==> flow/design.v <==
module B2BCD_IP #(parameter WIDTH = 4, parameter DIGIT = 2) (
    Binary_code,
    BCD_code
);
input  [WIDTH-1:0]   Binary_code;
output [DIGIT*4-1:0] BCD_code;
parameter W = WIDTH - 3;
parameter D = DIGIT * 4;
genvar i, j;
integer m;
wire [D-1:0] Binary_code_temp;
assign Binary_code_temp = {{(D - WIDTH){1'b0}}, Binary_code};
assign BCD_code = loop_i[W - 1].BCD_temp;
reg [D-1:0] result;
generate
for(i = 0; i < W; i = i + 1) begin: loop_i
    reg [3:0] result [0:5];
    reg [D-1:0] BCD_temp;
    case(i)
    0: begin
        for(j = 0; j <= i / 3; j = j + 1) begin
            always@ (*) begin
                case(Binary_code_temp[WIDTH - i + j * 4 -: 4])
                0: result[j] = 0;
                1: result[j] = 1;
                2: result[j] = 2;
                3: result[j] = 3;
                4: result[j] = 4;
                5: result[j] = 8;
                6: result[j] = 9;
                7: result[j] = 10;
                8: result[j] = 11;
                9: result[j] = 12;
                default: result[j] = 0;
                endcase
            end
        end
    end
    default: begin  
        for(j = 0; j <= i / 3; j = j + 1) begin
            always@ (*) begin
                case(loop_i[i - 1].BCD_temp[WIDTH - i + j * 4 -: 4])
                0: result[j] = 0;
                1: result[j] = 1;
                2: result[j] = 2;
                3: result[j] = 3;
                4: result[j] = 4;
                5: result[j] = 8;
                6: result[j] = 9;
                7: result[j] = 10;
                8: result[j] = 11;
                9: result[j] = 12;
                default: result[j] = 0;
                endcase
            end
        end
    end
    endcase
    case(i)
    0: begin
        always@ (*) begin
            BCD_temp = Binary_code_temp;
            for(m = 0; m <= i / 3; m = m + 1) begin
                BCD_temp[WIDTH - i + m * 4 -: 4] = result[m];
            end
        end
    end
    default: begin
        always@ (*) begin
            BCD_temp = loop_i[i - 1].BCD_temp;
            for(m = 0; m <= i / 3; m = m + 1) begin
                BCD_temp[WIDTH - i + m * 4 -: 4] = result[m];
            end
        end
    end
    endcase
end
endgenerate
endmodule
module handle_binary(Binary_temp, BCD);
parameter WIDTH = 4;
parameter DIGIT = 2;
input [DIGIT * 4-1:0] Binary_temp;
output [DIGIT * 4-1:0] BCD;
reg [DIGIT * 4-1:0] BCD;
integer k;
always@ (*) begin
    BCD = 0;
    for (k = 0; k < WIDTH; k = k + 1) begin
        case(WIDTH)
        0, 1, 2, 3, 4: begin
            if (BCD[3:0] >= 5) BCD[3:0] = BCD[3:0] + 3;
            if (BCD[7:4] >= 5) BCD[7:4] = BCD[7:4] + 3;
            BCD = {BCD[DIGIT*4-2:0], Binary_temp[WIDTH - 1 - k]};	 
        end
        5, 6, 7, 8: begin
            if (BCD[3:0] >= 5) BCD[3:0] = BCD[3:0] + 3;
            if (BCD[7:4] >= 5) BCD[7:4] = BCD[7:4] + 3;
            BCD = {BCD[DIGIT*4-2:0], Binary_temp[WIDTH - 1 - k]};	 
        end
        9, 10, 11, 12: begin
            if (BCD[3:0] >= 5) BCD[3:0] = BCD[3:0] + 3;
            if (BCD[7:4] >= 5) BCD[7:4] = BCD[7:4] + 3;
            BCD = {BCD[DIGIT*4-2:0], Binary_temp[WIDTH - 1 - k]};	 
        end
        13, 14, 15, 16: begin
            if (BCD[3:0] >= 5) BCD[3:0] = BCD[3:0] + 3;
            if (BCD[7:4] >= 5) BCD[7:4] = BCD[7:4] + 3;
            BCD = {BCD[DIGIT*4-2:0], Binary_temp[WIDTH - 1 - k]};	 
        end
        17, 18, 19, 20: begin
            if (BCD[3:0] >= 5) BCD[3:0] = BCD[3:0] + 3;
            if (BCD[7:4] >= 5) BCD[7:4] = BCD[7:4] + 3;
            BCD = {BCD[DIGIT*4-2:0], Binary_temp[WIDTH - 1 - k]};	 
        end
        endcase
    end
end
endmodule
module UT_TOP (
    clk, rst_n, in_valid, in_time,
    out_valid, out_display, out_day
);
input clk, rst_n, in_valid;
input [30:0] in_time;
output reg out_valid;
output reg [3:0] out_display;
output reg [2:0] out_day;
parameter IDLE = 0;
parameter INPUT = 1;
parameter CAL = 2;
parameter OUTPUT = 3;
reg [1:0] next_state, current_state;
reg [4:0] count;
reg [4:0] four_year_span;
reg [1:0] leap_count;  
reg [30:0] in_time_reg;
reg [26:0] four_year;
reg [24:0] one_year;
reg [21:0] month;
reg [17:0] date;
reg [17:0] hour;
reg [5:0] minute;
reg [5:0] second;
reg [10:0] year_ip_in;
reg [3:0] month_ip_in;
reg [4:0] date_ip_in;
reg [4:0] hour_ip_in;
reg [5:0] minute_ip_in;
reg [5:0] second_ip_in;
reg [11:0] bin;
wire [15:0] bout;
reg [2:0] out_day_reg;  
reg [15:0] year_ip_out;
reg [7:0] month_ip_out, date_ip_out, hour_ip_out, minute_ip_out, second_ip_out;
always@ (posedge clk or negedge rst_n) begin
  if(!rst_n)
    current_state <= IDLE;
  else
    current_state <= next_state;
end
always@ (*) begin
    case(current_state)
    IDLE: begin
        if(in_valid)
            next_state = CAL;
        else
            next_state = IDLE;
    end
    CAL: begin
        if(count == 17)
            next_state = IDLE;
        else
            next_state = CAL;
    end
    default: next_state = current_state;
    endcase
end
B2BCD_IP #(.WIDTH(12), .DIGIT(4)) B0(.Binary_code(bin), .BCD_code(bout));
always@ (*) begin
    if(current_state == CAL) begin
        case(count - 1)
        2: bin = {1'b0, year_ip_in};
        3: bin = {8'b0, month_ip_in};
        4: bin = {7'b0, date_ip_in};
        5: bin = {7'b0, hour_ip_in};
        6: bin = {6'b0, minute_ip_in};
        7: bin = {6'b0, second_ip_in};
        default: bin = 0;
        endcase
    end
    else begin
        bin = 0;
    end
end
always@ (posedge clk or negedge rst_n) begin
    if(!rst_n) begin
        year_ip_out <= 0;
        month_ip_out <= 0;
        date_ip_out <= 0;
        hour_ip_out <= 0;
        minute_ip_out <= 0;
        second_ip_out <= 0;
    end
    else begin
        if(current_state == IDLE) begin
            year_ip_out <= 0;
            month_ip_out <= 0;
            date_ip_out <= 0;
            hour_ip_out <= 0;
            minute_ip_out <= 0;
            second_ip_out <= 0;
        end
        else if(current_state == CAL) begin
            case(count - 1)
            2: year_ip_out <= bout;
            3: month_ip_out <= bout[7:0];
            4: date_ip_out <= bout[7:0];
            5: hour_ip_out <= bout[7:0];
            6: minute_ip_out <= bout[7:0];
            7: second_ip_out <= bout[7:0];
            endcase
        end
    end
end
always@ (posedge clk or negedge rst_n) begin
    if(!rst_n) begin
        in_time_reg <= 0;
    end
    else begin
        if(in_valid) begin
            in_time_reg <= in_time;
        end
        else if(current_state == CAL) begin
            in_time_reg <= in_time_reg;
        end
    end
end
always@ (posedge clk or negedge rst_n) begin
    if(!rst_n) begin
        count <= 0;
    end
    else begin
        if(current_state == IDLE) begin
            count <= 0;
        end
        else if(current_state == CAL) begin
            count <= count + 1;
        end
        else begin
            count <= count;
        end
    end
end
always@ (posedge clk or negedge rst_n) begin
    if(!rst_n) begin
        four_year_span <= 0;
    end
    else begin
        if(current_state == IDLE)
            four_year_span <= 0;
        else if(current_state == CAL) begin
            if(count == 0) begin
                if(in_time_reg >= 0 && in_time_reg < 126230400) four_year_span <= 0;
                else if(in_time_reg < 252460800)  four_year_span <= 1;
                else if(in_time_reg < 378691200)  four_year_span <= 2;
                else if(in_time_reg < 504921600)  four_year_span <= 3;
                else if(in_time_reg < 631152000)  four_year_span <= 4;
                else if(in_time_reg < 757382400)  four_year_span <= 5;
                else if(in_time_reg < 883612800)  four_year_span <= 6;
                else if(in_time_reg < 1009843200) four_year_span <= 7;
                else if(in_time_reg < 1136073600) four_year_span <= 8;
                else if(in_time_reg < 1262304000) four_year_span <= 9;
                else if(in_time_reg < 1388534400) four_year_span <= 10;
                else if(in_time_reg < 1514764800) four_year_span <= 11;
                else if(in_time_reg < 1640995200) four_year_span <= 12;
                else if(in_time_reg < 1767225600) four_year_span <= 13;
                else if(in_time_reg < 1893456000) four_year_span <= 14;
                else if(in_time_reg < 2019686400) four_year_span <= 15;
                else if(in_time_reg < 2145916800) four_year_span <= 16;
                else                              four_year_span <= 17;
            end
            else begin
                four_year_span <= four_year_span;
            end
        end
    end
end
always@ (posedge clk or negedge rst_n) begin
    if(!rst_n) begin
        four_year <= 0;
    end
    else begin
        if(current_state == IDLE)
            four_year <= 0;
        else if(current_state == CAL) begin
            if(in_time_reg >= 0 && in_time_reg < 126230400) four_year <= in_time_reg;
            else if(in_time_reg < 252460800)  four_year <= in_time_reg - 126230400;
            else if(in_time_reg < 378691200)  four_year <= in_time_reg - 252460800;
            else if(in_time_reg < 504921600)  four_year <= in_time_reg - 378691200;
            else if(in_time_reg < 631152000)  four_year <= in_time_reg - 504921600;
            else if(in_time_reg < 757382400)  four_year <= in_time_reg - 631152000;
            else if(in_time_reg < 883612800)  four_year <= in_time_reg - 757382400;
            else if(in_time_reg < 1009843200) four_year <= in_time_reg - 883612800;
            else if(in_time_reg < 1136073600) four_year <= in_time_reg - 1009843200;
            else if(in_time_reg < 1262304000) four_year <= in_time_reg - 1136073600;
            else if(in_time_reg < 1388534400) four_year <= in_time_reg - 1262304000;
            else if(in_time_reg < 1514764800) four_year <= in_time_reg - 1388534400;
            else if(in_time_reg < 1640995200) four_year <= in_time_reg - 1514764800;
            else if(in_time_reg < 1767225600) four_year <= in_time_reg - 1640995200;
            else if(in_time_reg < 1893456000) four_year <= in_time_reg - 1767225600;
            else if(in_time_reg < 2019686400) four_year <= in_time_reg - 1893456000;
            else if(in_time_reg < 2145916800) four_year <= in_time_reg - 2019686400;
            else                              four_year <= in_time_reg - 2145916800;
        end
    end
end
always@ (posedge clk or negedge rst_n) begin
    if(!rst_n) begin
        one_year <= 0;
    end
    else begin
        if(current_state == IDLE)
            one_year <= 0;
        else if(current_state == CAL) begin
            if(four_year >= 0 && four_year < 31536000)
                one_year <= four_year;
            else if(four_year < 63072000)
                one_year <= four_year - 31536000;
            else if(four_year < 94694400)
                one_year <= four_year - 63072000;
            else
                one_year <= four_year - 94694400;
        end
    end
end
always@ (posedge clk or negedge rst_n) begin
    if(!rst_n) begin
        leap_count <= 0;
    end
    else begin
        if(current_state == IDLE) begin
            leap_count <= 0;
        end
        else if (current_state == CAL) begin
            if(four_year >= 0 && four_year < 31536000)
                leap_count <= 0;
            else if(four_year < 63072000)
                leap_count <= 1;
            else if(four_year < 94694400)
                leap_count <= 2;
            else
                leap_count <= 3;
        end
    end
end
always@ (posedge clk) begin
    if(current_state == IDLE) begin
        year_ip_in <= 0;
    end
    else if(current_state == CAL) begin
        if(count == 2)
            year_ip_in <= 1970 + four_year_span * 4 + leap_count;
    end
end
always@ (posedge clk or negedge rst_n) begin
    if(!rst_n) begin
        month <= 0;
        month_ip_in <= 0;
    end
    else begin
        if(current_state == IDLE) begin
            month <= 0;
            month_ip_in <= 0;
        end
        else if(current_state == CAL) begin
            if(count == 2) begin
                if(leap_count == 2) begin  
                    if(one_year >= 0 && one_year < 2678400) begin 
                        month <= one_year;
                        month_ip_in <= 1;
                    end
                    else if(one_year < 5184000) begin 
                        month <= one_year - 2678400;
                        month_ip_in <= 2;
                    end
                    else if(one_year < 7862400) begin 
                        month <= one_year - 5184000;
                        month_ip_in <= 3;
                    end
                    else if(one_year < 10454400) begin 
                        month <= one_year - 7862400;
                        month_ip_in <= 4;
                    end
                    else if(one_year < 13132800) begin 
                        month <= one_year - 10454400;
                        month_ip_in <= 5;
                    end
                    else if(one_year < 15724800) begin 
                        month <= one_year - 13132800;
                        month_ip_in <= 6;
                    end
                    else if(one_year < 18403200) begin 
                        month <= one_year - 15724800;
                        month_ip_in <= 7;
                    end
                    else if(one_year < 21081600) begin 
                        month <= one_year - 18403200;
                        month_ip_in <= 8;
                    end
                    else if(one_year < 23673600) begin 
                        month <= one_year - 21081600;
                        month_ip_in <= 9;
                    end
                    else if(one_year < 26352000) begin 
                        month <= one_year - 23673600;
                        month_ip_in <= 10;
                    end
                    else if(one_year < 28944000) begin 
                        month <= one_year - 26352000;
                        month_ip_in <= 11;
                    end
                    else  begin 
                        month <= one_year - 28944000;
                        month_ip_in <= 12;
                    end
                end
                else begin  
                    if(one_year >= 0 && one_year < 2678400) begin 
                        month <= one_year;
                        month_ip_in <= 1;
                    end
                    else if(one_year < 5097600) begin 
                        month <= one_year - 2678400;
                        month_ip_in <= 2;
                    end
                    else if(one_year < 7776000) begin 
                        month <= one_year - 5097600;
                        month_ip_in <= 3;
                    end
                    else if(one_year < 10368000) begin 
                        month <= one_year - 7776000;
                        month_ip_in <= 4;
                    end
                    else if(one_year < 13046400) begin 
                        month <= one_year - 10368000;
                        month_ip_in <= 5;
                    end
                    else if(one_year < 15638400) begin 
                        month <= one_year - 13046400;
                        month_ip_in <= 6;
                    end
                    else if(one_year < 18316800) begin 
                        month <= one_year - 15638400;
                        month_ip_in <= 7;
                    end
                    else if(one_year < 20995200) begin 
                        month <= one_year - 18316800;
                        month_ip_in <= 8;
                    end
                    else if(one_year < 23587200) begin 
                        month <= one_year - 20995200;
                        month_ip_in <= 9;
                    end
                    else if(one_year < 26265600) begin 
                        month <= one_year - 23587200;
                        month_ip_in <= 10;
                    end
                    else if(one_year < 28857600) begin 
                        month <= one_year - 26265600;
                        month_ip_in <= 11;
                    end
                    else begin 
                        month <= one_year - 28857600;
                        month_ip_in <= 12;
                    end
                end
            end
        end
    end
end
always@ (posedge clk or negedge rst_n) begin
    if(!rst_n) begin
        date <= 0;
        date_ip_in <= 0;
    end
    else begin
        if(current_state == IDLE) begin
            date <= 0;
            date_ip_in <= 0;
        end
        else if(current_state == CAL) begin
            if(count == 3) begin
                if(month >= 0 && month < 86400) begin
                    date <= month;
                    date_ip_in <= 1;
                end
                else if(month < 172800) begin
                    date <= month - 86400;
                    date_ip_in <= 2;
                end
                else if(month < 259200) begin
                    date <= month - 172800;
                    date_ip_in <= 3;
                end
                else if(month < 345600) begin
                    date <= month - 259200;
                    date_ip_in <= 4;
                end
                else if(month < 432000) begin
                    date <= month - 345600;
                    date_ip_in <= 5;
                end
                else if(month < 518400) begin
                    date <= month - 432000;
                    date_ip_in <= 6;
                end
                else if(month < 604800) begin
                    date <= month - 518400;
                    date_ip_in <= 7;
                end
                else if(month < 691200) begin
                    date <= month - 604800;
                    date_ip_in <= 8;
                end
                else if(month < 777600) begin
                    date <= month - 691200;
                    date_ip_in <= 9;
                end
                else if(month < 864000) begin
                    date <= month - 777600;
                    date_ip_in <= 10;
                end
                else if(month < 950400) begin
                    date <= month - 864000;
                    date_ip_in <= 11;
                end
                else if(month < 1036800) begin
                    date <= month - 950400;
                    date_ip_in <= 12;
                end
                else if(month < 1123200) begin
                    date <= month - 1036800;
                    date_ip_in <= 13;
                end
                else if(month < 1209600) begin
                    date <= month - 1123200;
                    date_ip_in <= 14;
                end
                else if(month < 1296000) begin
                    date <= month - 1209600;
                    date_ip_in <= 15;
                end
                else if(month < 1382400) begin
                    date <= month - 1296000;
                    date_ip_in <= 16;
                end
                else if(month < 1468800) begin
                    date <= month - 1382400;
                    date_ip_in <= 17;
                end
                else if(month < 1555200) begin
                    date <= month - 1468800;
                    date_ip_in <= 18;
                end
                else if(month < 1641600) begin
                    date <= month - 1555200;
                    date_ip_in <= 19;
                end
                else if(month < 1728000) begin
                    date <= month - 1641600;
                    date_ip_in <= 20;
                end
                else if(month < 1814400) begin
                    date <= month - 1728000;
                    date_ip_in <= 21;
                end
                else if(month < 1900800) begin
                    date <= month - 1814400;
                    date_ip_in <= 22;
                end
                else if(month < 1987200) begin
                    date <= month - 1900800;
                    date_ip_in <= 23;
                end
                else if(month < 2073600) begin
                    date <= month - 1987200;
                    date_ip_in <= 24;
                end
                else if(month < 2160000) begin
                    date <= month - 2073600;
                    date_ip_in <= 25;
                end
                else if(month < 2246400) begin
                    date <= month - 2160000;
                    date_ip_in <= 26;
                end
                else if(month < 2332800) begin
                    date <= month - 2246400;
                    date_ip_in <= 27;
                end
                else if(month < 2419200) begin
                    date <= month - 2332800;
                    date_ip_in <= 28;
                end
                else if(month < 2505600) begin
                    date <= month - 2419200;
                    date_ip_in <= 29;
                end
                else if(month < 2592000) begin
                    date <= month - 2505600;
                    date_ip_in <= 30;
                end
                else begin
                    date <= month - 2592000;
                    date_ip_in <= 31;
                end
            end
        end
    end
end
always@ (posedge clk or negedge rst_n) begin
    if(!rst_n) begin
        hour <= 0;
        hour_ip_in <= 0;
    end
    else begin
        if(current_state == IDLE) begin
            hour <= 0;
            hour_ip_in <= 0;
        end
        else if(current_state == CAL) begin
            if(date >= 0 && date < 3600) begin
                hour <= date;
                hour_ip_in <= 0;
            end
            else if(date < 7200) begin
                hour <= date - 3600;
                hour_ip_in <= 1;
            end
            else if(date < 10800) begin
                hour <= date - 7200;
                hour_ip_in <= 2;
            end
            else if(date < 14400) begin
                hour <= date - 10800;
                hour_ip_in <= 3;
            end
            else if(date < 18000) begin
                hour <= date - 14400;
                hour_ip_in <= 4;
            end
            else if(date < 21600) begin
                hour <= date - 18000;
                hour_ip_in <= 5;
            end
            else if(date < 25200) begin
                hour <= date - 21600;
                hour_ip_in <= 6;
            end
            else if(date < 28800) begin
                hour <= date - 25200;
                hour_ip_in <= 7;
            end
            else if(date < 32400) begin
                hour <= date - 28800;
                hour_ip_in <= 8;
            end
            else if(date < 36000) begin
                hour <= date - 32400;
                hour_ip_in <= 9;
            end
            else if(date < 39600) begin
                hour <= date - 36000;
                hour_ip_in <= 10;
            end
            else if(date < 43200) begin
                hour <= date - 39600;
                hour_ip_in <= 11;
            end
            else if(date < 46800) begin
                hour <= date - 43200;
                hour_ip_in <= 12;
            end
            else if(date < 50400) begin
                hour <= date - 46800;
                hour_ip_in <= 13;
            end
            else if(date < 54000) begin
                hour <= date - 50400;
                hour_ip_in <= 14;
            end
            else if(date < 57600) begin
                hour <= date - 54000;
                hour_ip_in <= 15;
            end
            else if(date < 61200) begin
                hour <= date - 57600;
                hour_ip_in <= 16;
            end
            else if(date < 64800) begin
                hour <= date - 61200;
                hour_ip_in <= 17;
            end
            else if(date < 68400) begin
                hour <= date - 64800;
                hour_ip_in <= 18;
            end
            else if(date < 72000) begin
                hour <= date - 68400;
                hour_ip_in <= 19;
            end
            else if(date < 75600) begin
                hour <= date - 72000;
                hour_ip_in <= 20;
            end
            else if(date < 79200) begin
                hour <= date - 75600;
                hour_ip_in <= 21;
            end
            else if(date < 82800) begin
                hour <= date - 79200;
                hour_ip_in <= 22;
            end
            else begin
                hour <= date - 82800;
                hour_ip_in <= 23;
            end
        end
    end
end
always@ (posedge clk or negedge rst_n) begin
    if(!rst_n) begin
        minute_ip_in <= 0;
        second_ip_in <= 0;
    end
    else begin
        if(current_state == IDLE) begin
            minute_ip_in <= 0;
            second_ip_in <= 0;
        end
        else if(current_state == CAL) begin
            minute_ip_in <= hour / 'd60;
            second_ip_in <= hour % 'd60;
        end
    end
end
always@ (*) begin
    if(current_state == CAL) begin
        if(count == 4) begin
            if(month_ip_in == 1 || month_ip_in == 2) begin
                out_day_reg = (date_ip_in + (month_ip_in + 12) * 2 + 3 * (month_ip_in + 13) / 5 + (year_ip_in - 1) + (year_ip_in - 1) / 4) % 7;
            end
            else begin
                out_day_reg = (date_ip_in + month_ip_in * 2 + 3 * (month_ip_in + 1) / 5 + year_ip_in + year_ip_in / 4 ) % 7;
            end
        end
        else begin
            out_day_reg = 0;
        end
    end
    else begin
        out_day_reg = 0;
    end
end
always@ (posedge clk or negedge rst_n) begin
    if(!rst_n) begin
        out_valid <= 0;
    end
    else begin
        if(current_state == CAL) begin
            if(count >= 4 && count <= 17)
                out_valid <= 1;
            else
                out_valid <= 0;
        end
        else begin
            out_valid <= 0;
        end
    end
end
always@ (posedge clk or negedge rst_n) begin
    if(!rst_n) begin
        out_day <= 0;
    end
    else begin
        if(current_state == CAL) begin
            if(count == 4) begin
                out_day <= out_day_reg;
            end
            else begin
                out_day <= out_day;
            end
        end
        else begin
            out_day <= 0;
        end
    end
end
always@ (posedge clk or negedge rst_n) begin
    if(!rst_n) begin
        out_display <= 0;
    end
    else begin
        if(current_state == CAL) begin
            case(count)
            4: out_display <= year_ip_out[15:12];
            5: out_display <= year_ip_out[11:8];
            6: out_display <= year_ip_out[7:4];
            7: out_display <= year_ip_out[3:0];
            8: out_display <= month_ip_out[7:4];
            9: out_display <= month_ip_out[3:0];
            10: out_display <= date_ip_out[7:4];
            11: out_display <= date_ip_out[3:0];
            12: out_display <= hour_ip_out[7:4];
            13: out_display <= hour_ip_out[3:0];
            14: out_display <= minute_ip_out[7:4];
            15: out_display <= minute_ip_out[3:0];
            16: out_display <= second_ip_out[7:4];
            17: out_display <= second_ip_out[3:0];
            default: out_display <= 0;
            endcase
        end
        else begin
            out_display <= 0;
        end
    end
end
endmodule
# Tool chain data of UT_TOP
# Tool output for the design above before and after an edit, in the order of the flow.
# Lines under "orig" count in the file above, lines under "edited" in the edited file.
# "diff" is "edited" less "orig", of the values as shown.
# Library cell names are shortened.
# A cell with - has no value.
[inputs]
top_module = "UT_TOP"
clk_port = "clk"
library = "sky130hd"
lib_corner = "tt_025C_1v80"

# Diff
# The edit as a unified diff against the file above.
# The edited RTL no longer does the same as the RTL above: the edit was made by script, with no optimisation intended.
# begin of diff
@@ -724,5 +724,5 @@
             end
             else begin
-                hour <= date - 82800;
+                hour <= date + 82800;
                 hour_ip_in <= 23;
             end
# end of diff

# Word level
# Counts by Yosys on the flattened word-level netlist (proc, flatten, opt, wreduce). Print and check cells are left out. Cells with the same type and inputs are merged into one.
# Memory sizes are those after Yosys's memory passes, which may raise the word count (mostly to a power of two), join words into wider ones and drop unused or constant bits.
[bits]
columns = ["element", "orig", "edited", "diff"]
rows = [
  ["regBits", 256, 256, 0],
  ["rom_bits", 1152, 1152, 0],
  ["memories", 18, 18, 0],
  ["in_bits", 34, 34, 0],
  ["out_inout_bits", 8, 8, 0],
  ["word_cells", 571, 571, 0],
]
[memory_table]
columns = ["element", "orig", "edited"]
rows = [
  ["memory_list", "16 x 4 bit 1R0W; 16 x 4 bit 1R0W; 16 x 4 bit 1R0W; 16 x 4 bit 1R0W; 16 x 4 bit 1R0W; 16 x 4 bit 1R0W; (+12)", "16 x 4 bit 1R0W; 16 x 4 bit 1R0W; 16 x 4 bit 1R0W; 16 x 4 bit 1R0W; 16 x 4 bit 1R0W; 16 x 4 bit 1R0W; (+12)"],
]
# A list marked (+n) leaves out that many cells.
[classes]
columns = ["element", "orig", "edited", "diff"]
rows = [
  ["add_sub_neg", 110, 110, 0],
  ["multipliers", 2, 2, 0],
  ["div_mod_pow", 6, 6, 0],
  ["n_cmp", 101, 101, 0],
  ["equal", 27, 27, 0],
  ["mux", 253, 253, 0],
  ["reduce_and_logical", 29, 29, 0],
]
[ops]
columns = ["cell", "orig", "edited", "diff"]
rows = [
  ["subtractor 18 x 17 -> 18 bit (second input constant)", 13, 12, -1],
  ["adder 18 x 17 -> 18 bit (second input constant)", 0, 1, 1],
]
# Operator kinds equal on both sides are left out: 101.

# Longest topological paths
# Yosys ltp: most cells in a row. Word level: on the elaborated netlist, between registers, memories and ports. Mapped: between sequential cells and ports; inverters and the memories' decode and read muxes count.
[logic_depth]
columns = ["element", "orig", "edited", "diff"]
rows = [
  ["word_depth", 34, 34, 0],
  ["ABC_AREA", "0", "0", "-"],
  ["depth_mapped", 78, 74, -4],
  ["ltp_nobuf", 72, 69, -3],
]

# Netlist
# The flow's flattened synthesis, as Yosys stat reports it; memories are mapped. The netlist is that of the ABC_AREA named above (0 if unset); the other value can give another one.
[types]
columns = ["cell", "orig", "edited", "diff"]
rows = [
  ["a21oi_1", 682, 581, -101],
  ["o21ai_0", 536, 614, 78],
  ["nand2_1", 836, 759, -77],
  ["nand3_1", 184, 237, 53],
  ["a211oi_1", 184, 133, -51],
  ["nor3_1", 178, 149, -29],
  ["a22o_1", 13, 40, 27],
  ["a22oi_1", 29, 46, 17],
  ["nor3b_1", 25, 9, -16],
  ["o22ai_1", 77, 92, 15],
  ["nand2b_1", 44, 58, 14],
  ["xor2_1", 57, 44, -13],
  ["or3_1", 37, 49, 12],
  ["o2111ai_1", 15, 27, 12],
  ["and2_1", 62, 51, -11],
  ["a2111oi_0", 28, 17, -11],
  ["clkbuf_1", 502, 492, -10],
  ["inv_1", 147, 157, 10],
]
# Cell types equal on both sides are left out: 25.
# Not every row of either side is listed.
[mapped]
columns = ["element", "orig", "edited", "diff"]
rows = [
  ["cell_count", 6260, 6135, -125],
  ["synth_area_mm2", 0.041222, 0.0404363, -0.0007857],
  ["seqArea_mm2", 0.0063023, 0.0063023, 0.0000000],
  ["flip_flops", 254, 254, 0],
  ["n_buf", 554, 538, -16],
]
# By module: a second synthesis without flattening, with its own total; a netlist apart from the flattened one above.
[unflattened]
columns = ["element", "orig", "edited", "diff"]
rows = [
  ["hier_cells", 6333, 6366, 33],
  ["area_unflattened_mm2", 0.0420516, 0.0420779, 0.0000263],
]
# Rows give one instance, submodules left out.
[modules_orig]
columns = ["mod", "instances", "n_cells", "area_mm2", "mod_seq_area_mm2"]
rows = [
  ["UT_TOP", 1, 5992, 0.0398995, 0.0063523],
  ["B2BCD_IP", 1, 341, 0.0021521, 0],
]
[modules_edited]
columns = ["mod", "instances", "n_cells", "area_mm2", "mod_seq_area_mm2"]
rows = [
  ["UT_TOP", 1, 6025, 0.0399258, 0.0063523],
  ["B2BCD_IP", 1, 341, 0.0021521, 0],
]

# Path before layout
# OpenSTA on the mapped netlist: ideal clock, no wires. The path of least setup slack (recovery checks aside). Input and output delay are each 20% of the period. Register names are those of the netlist, which keeps one name where synthesis merged equal registers.
[synth_path]
columns = ["element", "orig", "edited", "diff"]
rows = [
  ["kind", "flip-flop to flip-flop", "flip-flop to flip-flop", "-"],
  ["startpoint", "register month_ip_in[0]", "register month_ip_in[0]", "-"],
  ["endpoint", "register out_day[0]", "register out_day[0]", "-"],
  ["clock_period_ps", 20000, 20000, 0],
  ["setup_ps", 131, 82, -49],
  ["t_first_pin_ps", 0, 0, 0],
  ["arrival_time_ps", 14856, 15086, 230],
  ["t_required_ps", 19869, 19918, 49],
  ["path_slack_ps", 5013, 4832, -181],
  ["path_delay_ps", 14987, 15168, 181],
  ["path_stages", 72, 68, -4],
  ["n_path_buf", 4, 4, 0],
  ["period_less_setup_slack_ps", 14987, 15168, 181],
]
# "path_delay_ps" = arrival - input delay + setup time.
# "path_stages": output pins that drive a net of the path, with the launching flip-flop's if there is one; two outputs of one cell count as two.
# "period_less_setup_slack_ps" is the clock period less the worst setup slack; recovery checks do not enter. This is arithmetic on one report: input and output delays are still those of the set period (20% each).
# The rows between start and end are the longest chain of elaborated cells between them; the timing report does not say that the signal goes this way. Where chains are equally long, one stands for them.
# Each line given opens the expression or statement behind the cell; cells for indexed reads and writes are added by Yosys, which also makes memories of some case tables.
# A register here has more assigning lines than the two given.
[synth_via_orig]
path_cell_list = "dfrtp_1 > ha_1 > xor2_1 > inv_1 > fa_1 > inv_1 > a21oi_1 > nor2_1 > nor3_1 > a21oi_1 > nor2_1 > a21oi_1 > nand2_1 > ha_1 > nor2b_1 > nand2_1 > a21oi_1 > nor3_1 > [36 not listed] > o31ai_1 > nand3_1 > a311o_1 > maj3_2 > o2bb2ai_2 > buf_6 > o2111a_1 > a211oi_2 > ha_1 > nand3_1 > mux2i_1 > nor2_1 > o21ai_0 > ha_1 > a31oi_4 > xnor2_1 > mux2i_1 > nor2_1"
elab_chain_len = 10
cone_cells = 23
lines_between = 5
cone_classes = "11 x add/sub; 2 x mul; 4 x div; 2 x eq/ne; 3 x mux; 1 x reduce/logical"
[synth_lines_orig]
columns = ["element", "line_no", "rtl"]
rows = [
  ["from (decl)", 146, "reg [3:0] month_ip_in;"],
  ["from (assign)", 369, "month_ip_in <= 0;"],
  ["from (assign)", 374, "month_ip_in <= 0;"],
  ["adder 4 x 1 -> 5 bit", 755, "out_day_reg = (date_ip_in + month_ip_in * 2 + 3 * (month_ip_in + 1) / 5 + year_ip_in + year_ip_in / 4 ) % 7;"],
  ["multiplier 2 x 5 -> 7 bit", 755, ""],
  ["divider 32 x 3 -> 32 bit", 755, ""],
  ["adder 6 x 32 -> 32 bit", 755, ""],
  ["adder 32 x 11 -> 32 bit", 755, ""],
  ["adder 32 x 9 -> 32 bit", 755, ""],
  ["modulo 32 x 3 -> 32 bit", 755, ""],
  ["2-to-1 mux 3 bit", 751, "if(month_ip_in == 1 || month_ip_in == 2) begin"],
  ["2-to-1 mux 3 bit", 788, "if(count == 4) begin"],
  ["2-to-1 mux 3 bit", 787, "if(current_state == CAL) begin"],
  ["to (assign)", 789, "out_day <= out_day_reg;"],
  ["to (assign)", 792, "out_day <= out_day;"],
  ["to (decl)", 128, "output reg [2:0] out_day;"],
]
[synth_via_edited]
path_cell_list = "dfrtp_1 > clkbuf_1 > inv_1 > ha_1 > inv_1 > ha_1 > a21o_1 > a21o_1 > xor2_1 > nand2_1 > o21ai_0 > or2_2 > ha_1 > nor2b_1 > nand2_1 > a22o_1 > clkbuf_1 > inv_1 > [32 not listed] > buf_6 > mux2_2 > a211o_1 > o311a_1 > o31ai_4 > nand2_1 > a311o_1 > and3_1 > a21oi_1 > inv_1 > ha_1 > inv_1 > o211a_1 > xnor2_1 > ha_1 > o211a_1 > or3_1 > a31oi_1"
elab_chain_len = 10
cone_cells = 23
lines_between = 5
cone_classes = "11 x add/sub; 2 x mul; 4 x div; 2 x eq/ne; 3 x mux; 1 x reduce/logical"
[synth_lines_edited]
columns = ["element", "line_no", "rtl"]
rows = [
  ["from (decl)", 146, "reg [3:0] month_ip_in;"],
  ["from (assign)", 369, "month_ip_in <= 0;"],
  ["from (assign)", 374, "month_ip_in <= 0;"],
  ["adder 4 x 1 -> 5 bit", 755, "out_day_reg = (date_ip_in + month_ip_in * 2 + 3 * (month_ip_in + 1) / 5 + year_ip_in + year_ip_in / 4 ) % 7;"],
  ["multiplier 2 x 5 -> 7 bit", 755, ""],
  ["divider 32 x 3 -> 32 bit", 755, ""],
  ["adder 6 x 32 -> 32 bit", 755, ""],
  ["adder 32 x 11 -> 32 bit", 755, ""],
  ["adder 32 x 9 -> 32 bit", 755, ""],
  ["modulo 32 x 3 -> 32 bit", 755, ""],
  ["2-to-1 mux 3 bit", 751, "if(month_ip_in == 1 || month_ip_in == 2) begin"],
  ["2-to-1 mux 3 bit", 788, "if(count == 4) begin"],
  ["2-to-1 mux 3 bit", 787, "if(current_state == CAL) begin"],
  ["to (assign)", 789, "out_day <= out_day_reg;"],
  ["to (assign)", 792, "out_day <= out_day;"],
  ["to (decl)", 128, "output reg [2:0] out_day;"],
]

# Path in the finished layout
# From the final timing report of each run of set A: the path of least setup slack in the routed layout; clock arrival at registers is part of the times.
# The report prints the path's times to 10 ps; the period is as set.
[layout_path]
columns = ["element", "orig", "edited", "diff"]
rows = [
  ["kind", "flip-flop to flip-flop", "flip-flop to flip-flop", "-"],
  ["startpoint", "register month_ip_in[0]", "register month_ip_in[0]", "-"],
  ["endpoint", "register out_day[0]", "register out_day[0]", "-"],
  ["clock_period_ps", 20000, 20000, 0],
  ["setup_ps", 130, 80, -50],
  ["t_first_pin_ps", 570, 610, 40],
  ["arrival_time_ps", 18420, 17300, -1120],
  ["t_required_ps", 20450, 20520, 70],
  ["path_slack_ps", 2030, 3220, 1190],
  ["path_stages", 70, 65, -5],
  ["n_path_buf", 0, 1, 1],
]
# The rows between start and end are the longest chain of elaborated cells between them; the timing report does not say that the signal goes this way. Where chains are equally long, one stands for them.
# A register here has more assigning lines than the two given.
[layout_via_orig]
path_cell_list = "dfrtp_1 > ha_1 > xor2_1 > inv_1 > fa_1 > inv_1 > a21oi_1 > nor2_1 > nor3_1 > a21oi_1 > nor2_1 > a21oi_1 > nand2_1 > ha_1 > nor2b_1 > nand2_1 > a21oi_1 > nor3_1 > [34 not listed] > a21oi_1 > o311a_1 > o31a_1 > o211ai_1 > a32oi_1 > o221ai_1 > a22o_1 > a211oi_2 > ha_1 > nand3_1 > mux2i_1 > nor2_1 > o21ai_0 > ha_1 > a31oi_4 > xnor2_1 > mux2i_1 > nor2_1"
elab_chain_len = 10
cone_cells = 23
lines_between = 5
cone_classes = "11 x add/sub; 2 x mul; 4 x div; 2 x eq/ne; 3 x mux; 1 x reduce/logical"
[layout_lines_orig]
columns = ["element", "line_no", "rtl"]
rows = [
  ["from (decl)", 146, "reg [3:0] month_ip_in;"],
  ["from (assign)", 369, "month_ip_in <= 0;"],
  ["from (assign)", 374, "month_ip_in <= 0;"],
  ["adder 4 x 1 -> 5 bit", 755, "out_day_reg = (date_ip_in + month_ip_in * 2 + 3 * (month_ip_in + 1) / 5 + year_ip_in + year_ip_in / 4 ) % 7;"],
  ["multiplier 2 x 5 -> 7 bit", 755, ""],
  ["divider 32 x 3 -> 32 bit", 755, ""],
  ["adder 6 x 32 -> 32 bit", 755, ""],
  ["adder 32 x 11 -> 32 bit", 755, ""],
  ["adder 32 x 9 -> 32 bit", 755, ""],
  ["modulo 32 x 3 -> 32 bit", 755, ""],
  ["2-to-1 mux 3 bit", 751, "if(month_ip_in == 1 || month_ip_in == 2) begin"],
  ["2-to-1 mux 3 bit", 788, "if(count == 4) begin"],
  ["2-to-1 mux 3 bit", 787, "if(current_state == CAL) begin"],
  ["to (assign)", 789, "out_day <= out_day_reg;"],
  ["to (assign)", 792, "out_day <= out_day;"],
  ["to (decl)", 128, "output reg [2:0] out_day;"],
]
[layout_via_edited]
path_cell_list = "dfrtp_1 > inv_1 > ha_1 > inv_1 > ha_1 > a21o_1 > a21o_1 > xor2_1 > nand2_1 > o21ai_0 > or2_2 > ha_1 > nor2b_1 > nand2_1 > a22o_1 > inv_1 > a21oi_1 > a21oi_1 > [29 not listed] > o221ai_2 > a2111oi_0 > o32a_2 > and2_4 > mux2_2 > a211oi_2 > a21oi_1 > xnor2_1 > o311ai_1 > o221ai_1 > o31a_1 > a221oi_1 > o211a_1 > xnor2_1 > ha_1 > o211a_1 > or3_1 > a31oi_1"
elab_chain_len = 10
cone_cells = 23
lines_between = 5
cone_classes = "11 x add/sub; 2 x mul; 4 x div; 2 x eq/ne; 3 x mux; 1 x reduce/logical"
[layout_lines_edited]
columns = ["element", "line_no", "rtl"]
rows = [
  ["from (decl)", 146, "reg [3:0] month_ip_in;"],
  ["from (assign)", 369, "month_ip_in <= 0;"],
  ["from (assign)", 374, "month_ip_in <= 0;"],
  ["adder 4 x 1 -> 5 bit", 755, "out_day_reg = (date_ip_in + month_ip_in * 2 + 3 * (month_ip_in + 1) / 5 + year_ip_in + year_ip_in / 4 ) % 7;"],
  ["multiplier 2 x 5 -> 7 bit", 755, ""],
  ["divider 32 x 3 -> 32 bit", 755, ""],
  ["adder 6 x 32 -> 32 bit", 755, ""],
  ["adder 32 x 11 -> 32 bit", 755, ""],
  ["adder 32 x 9 -> 32 bit", 755, ""],
  ["modulo 32 x 3 -> 32 bit", 755, ""],
  ["2-to-1 mux 3 bit", 751, "if(month_ip_in == 1 || month_ip_in == 2) begin"],
  ["2-to-1 mux 3 bit", 788, "if(count == 4) begin"],
  ["2-to-1 mux 3 bit", 787, "if(current_state == CAL) begin"],
  ["to (assign)", 789, "out_day <= out_day_reg;"],
  ["to (assign)", 792, "out_day <= out_day;"],
  ["to (decl)", 128, "output reg [2:0] out_day;"],
]

# Flow runs
# Runs of the flow (Yosys, OpenROAD) on both versions; the two runs of a pair have the same settings. The constraints put input and output delay at 20% of the set period each and load the outputs with 0.01 pF.
[flow_settings_set_A]
period_ns = 20.0
CAP_MARGIN = 20
CORE_MARGIN = 2
CORE_UTILIZATION = 40
SLEW_MARGIN = 20
[measured_set_A]
columns = ["element", "orig", "edited", "diff"]
rows = [
  ["post_synth_area_mm2", 0.041222, 0.0404363, -0.0007857],
  ["die_footprint_mm2", 0.105638, 0.103649, -0.001989],
  ["finalCellArea_mm2", 0.0436756, 0.0427698, -0.0009058],
  ["util_pct", 42.8, 42.7, -0.1],
  ["timing.setup.ws_ps", 2025, 3221, 1196],
  ["timing.setup.tns_ps", 0, 0, 0],
  ["hold_worst_slack_ps", 489, 486, -3],
  ["period_less_ws_ps", 17975, 16779, -1196],
]
[flow_settings_set_B]
CORE_ASPECT_RATIO = 1.15
CORE_UTILIZATION = 18
CTS_CLUSTER_DIAMETER = 168
GPL_ROUTABILITY_DRIVEN = 1
PLACE_DENSITY_LB_ADDON = 0.28
SETUP_SLACK_MARGIN = -2.0
TNS_END_PERCENT = 50
period_ns = 21.0
CAP_MARGIN = 20
CORE_MARGIN = 2
SLEW_MARGIN = 20
[measured_set_B]
columns = ["element", "orig", "edited", "diff"]
rows = [
  ["post_synth_area_mm2", 0.041222, 0.0404363, -0.0007857],
  ["die_footprint_mm2", 0.232865, 0.228462, -0.004403],
  ["finalCellArea_mm2", 0.0458715, 0.045117, -0.0007545],
  ["util_pct", 20.1, 20.2, 0.1],
  ["timing.setup.ws_ps", 2949, 4228, 1279],
  ["timing.setup.tns_ps", 0, 0, 0],
  ["hold_worst_slack_ps", 475, 481, 6],
  ["period_less_ws_ps", 18051, 16772, -1279],
]
# "period_less_ws_ps" = clock period - worst setup slack. The figure is calculated, with input and output delays left at 20% of the set period.
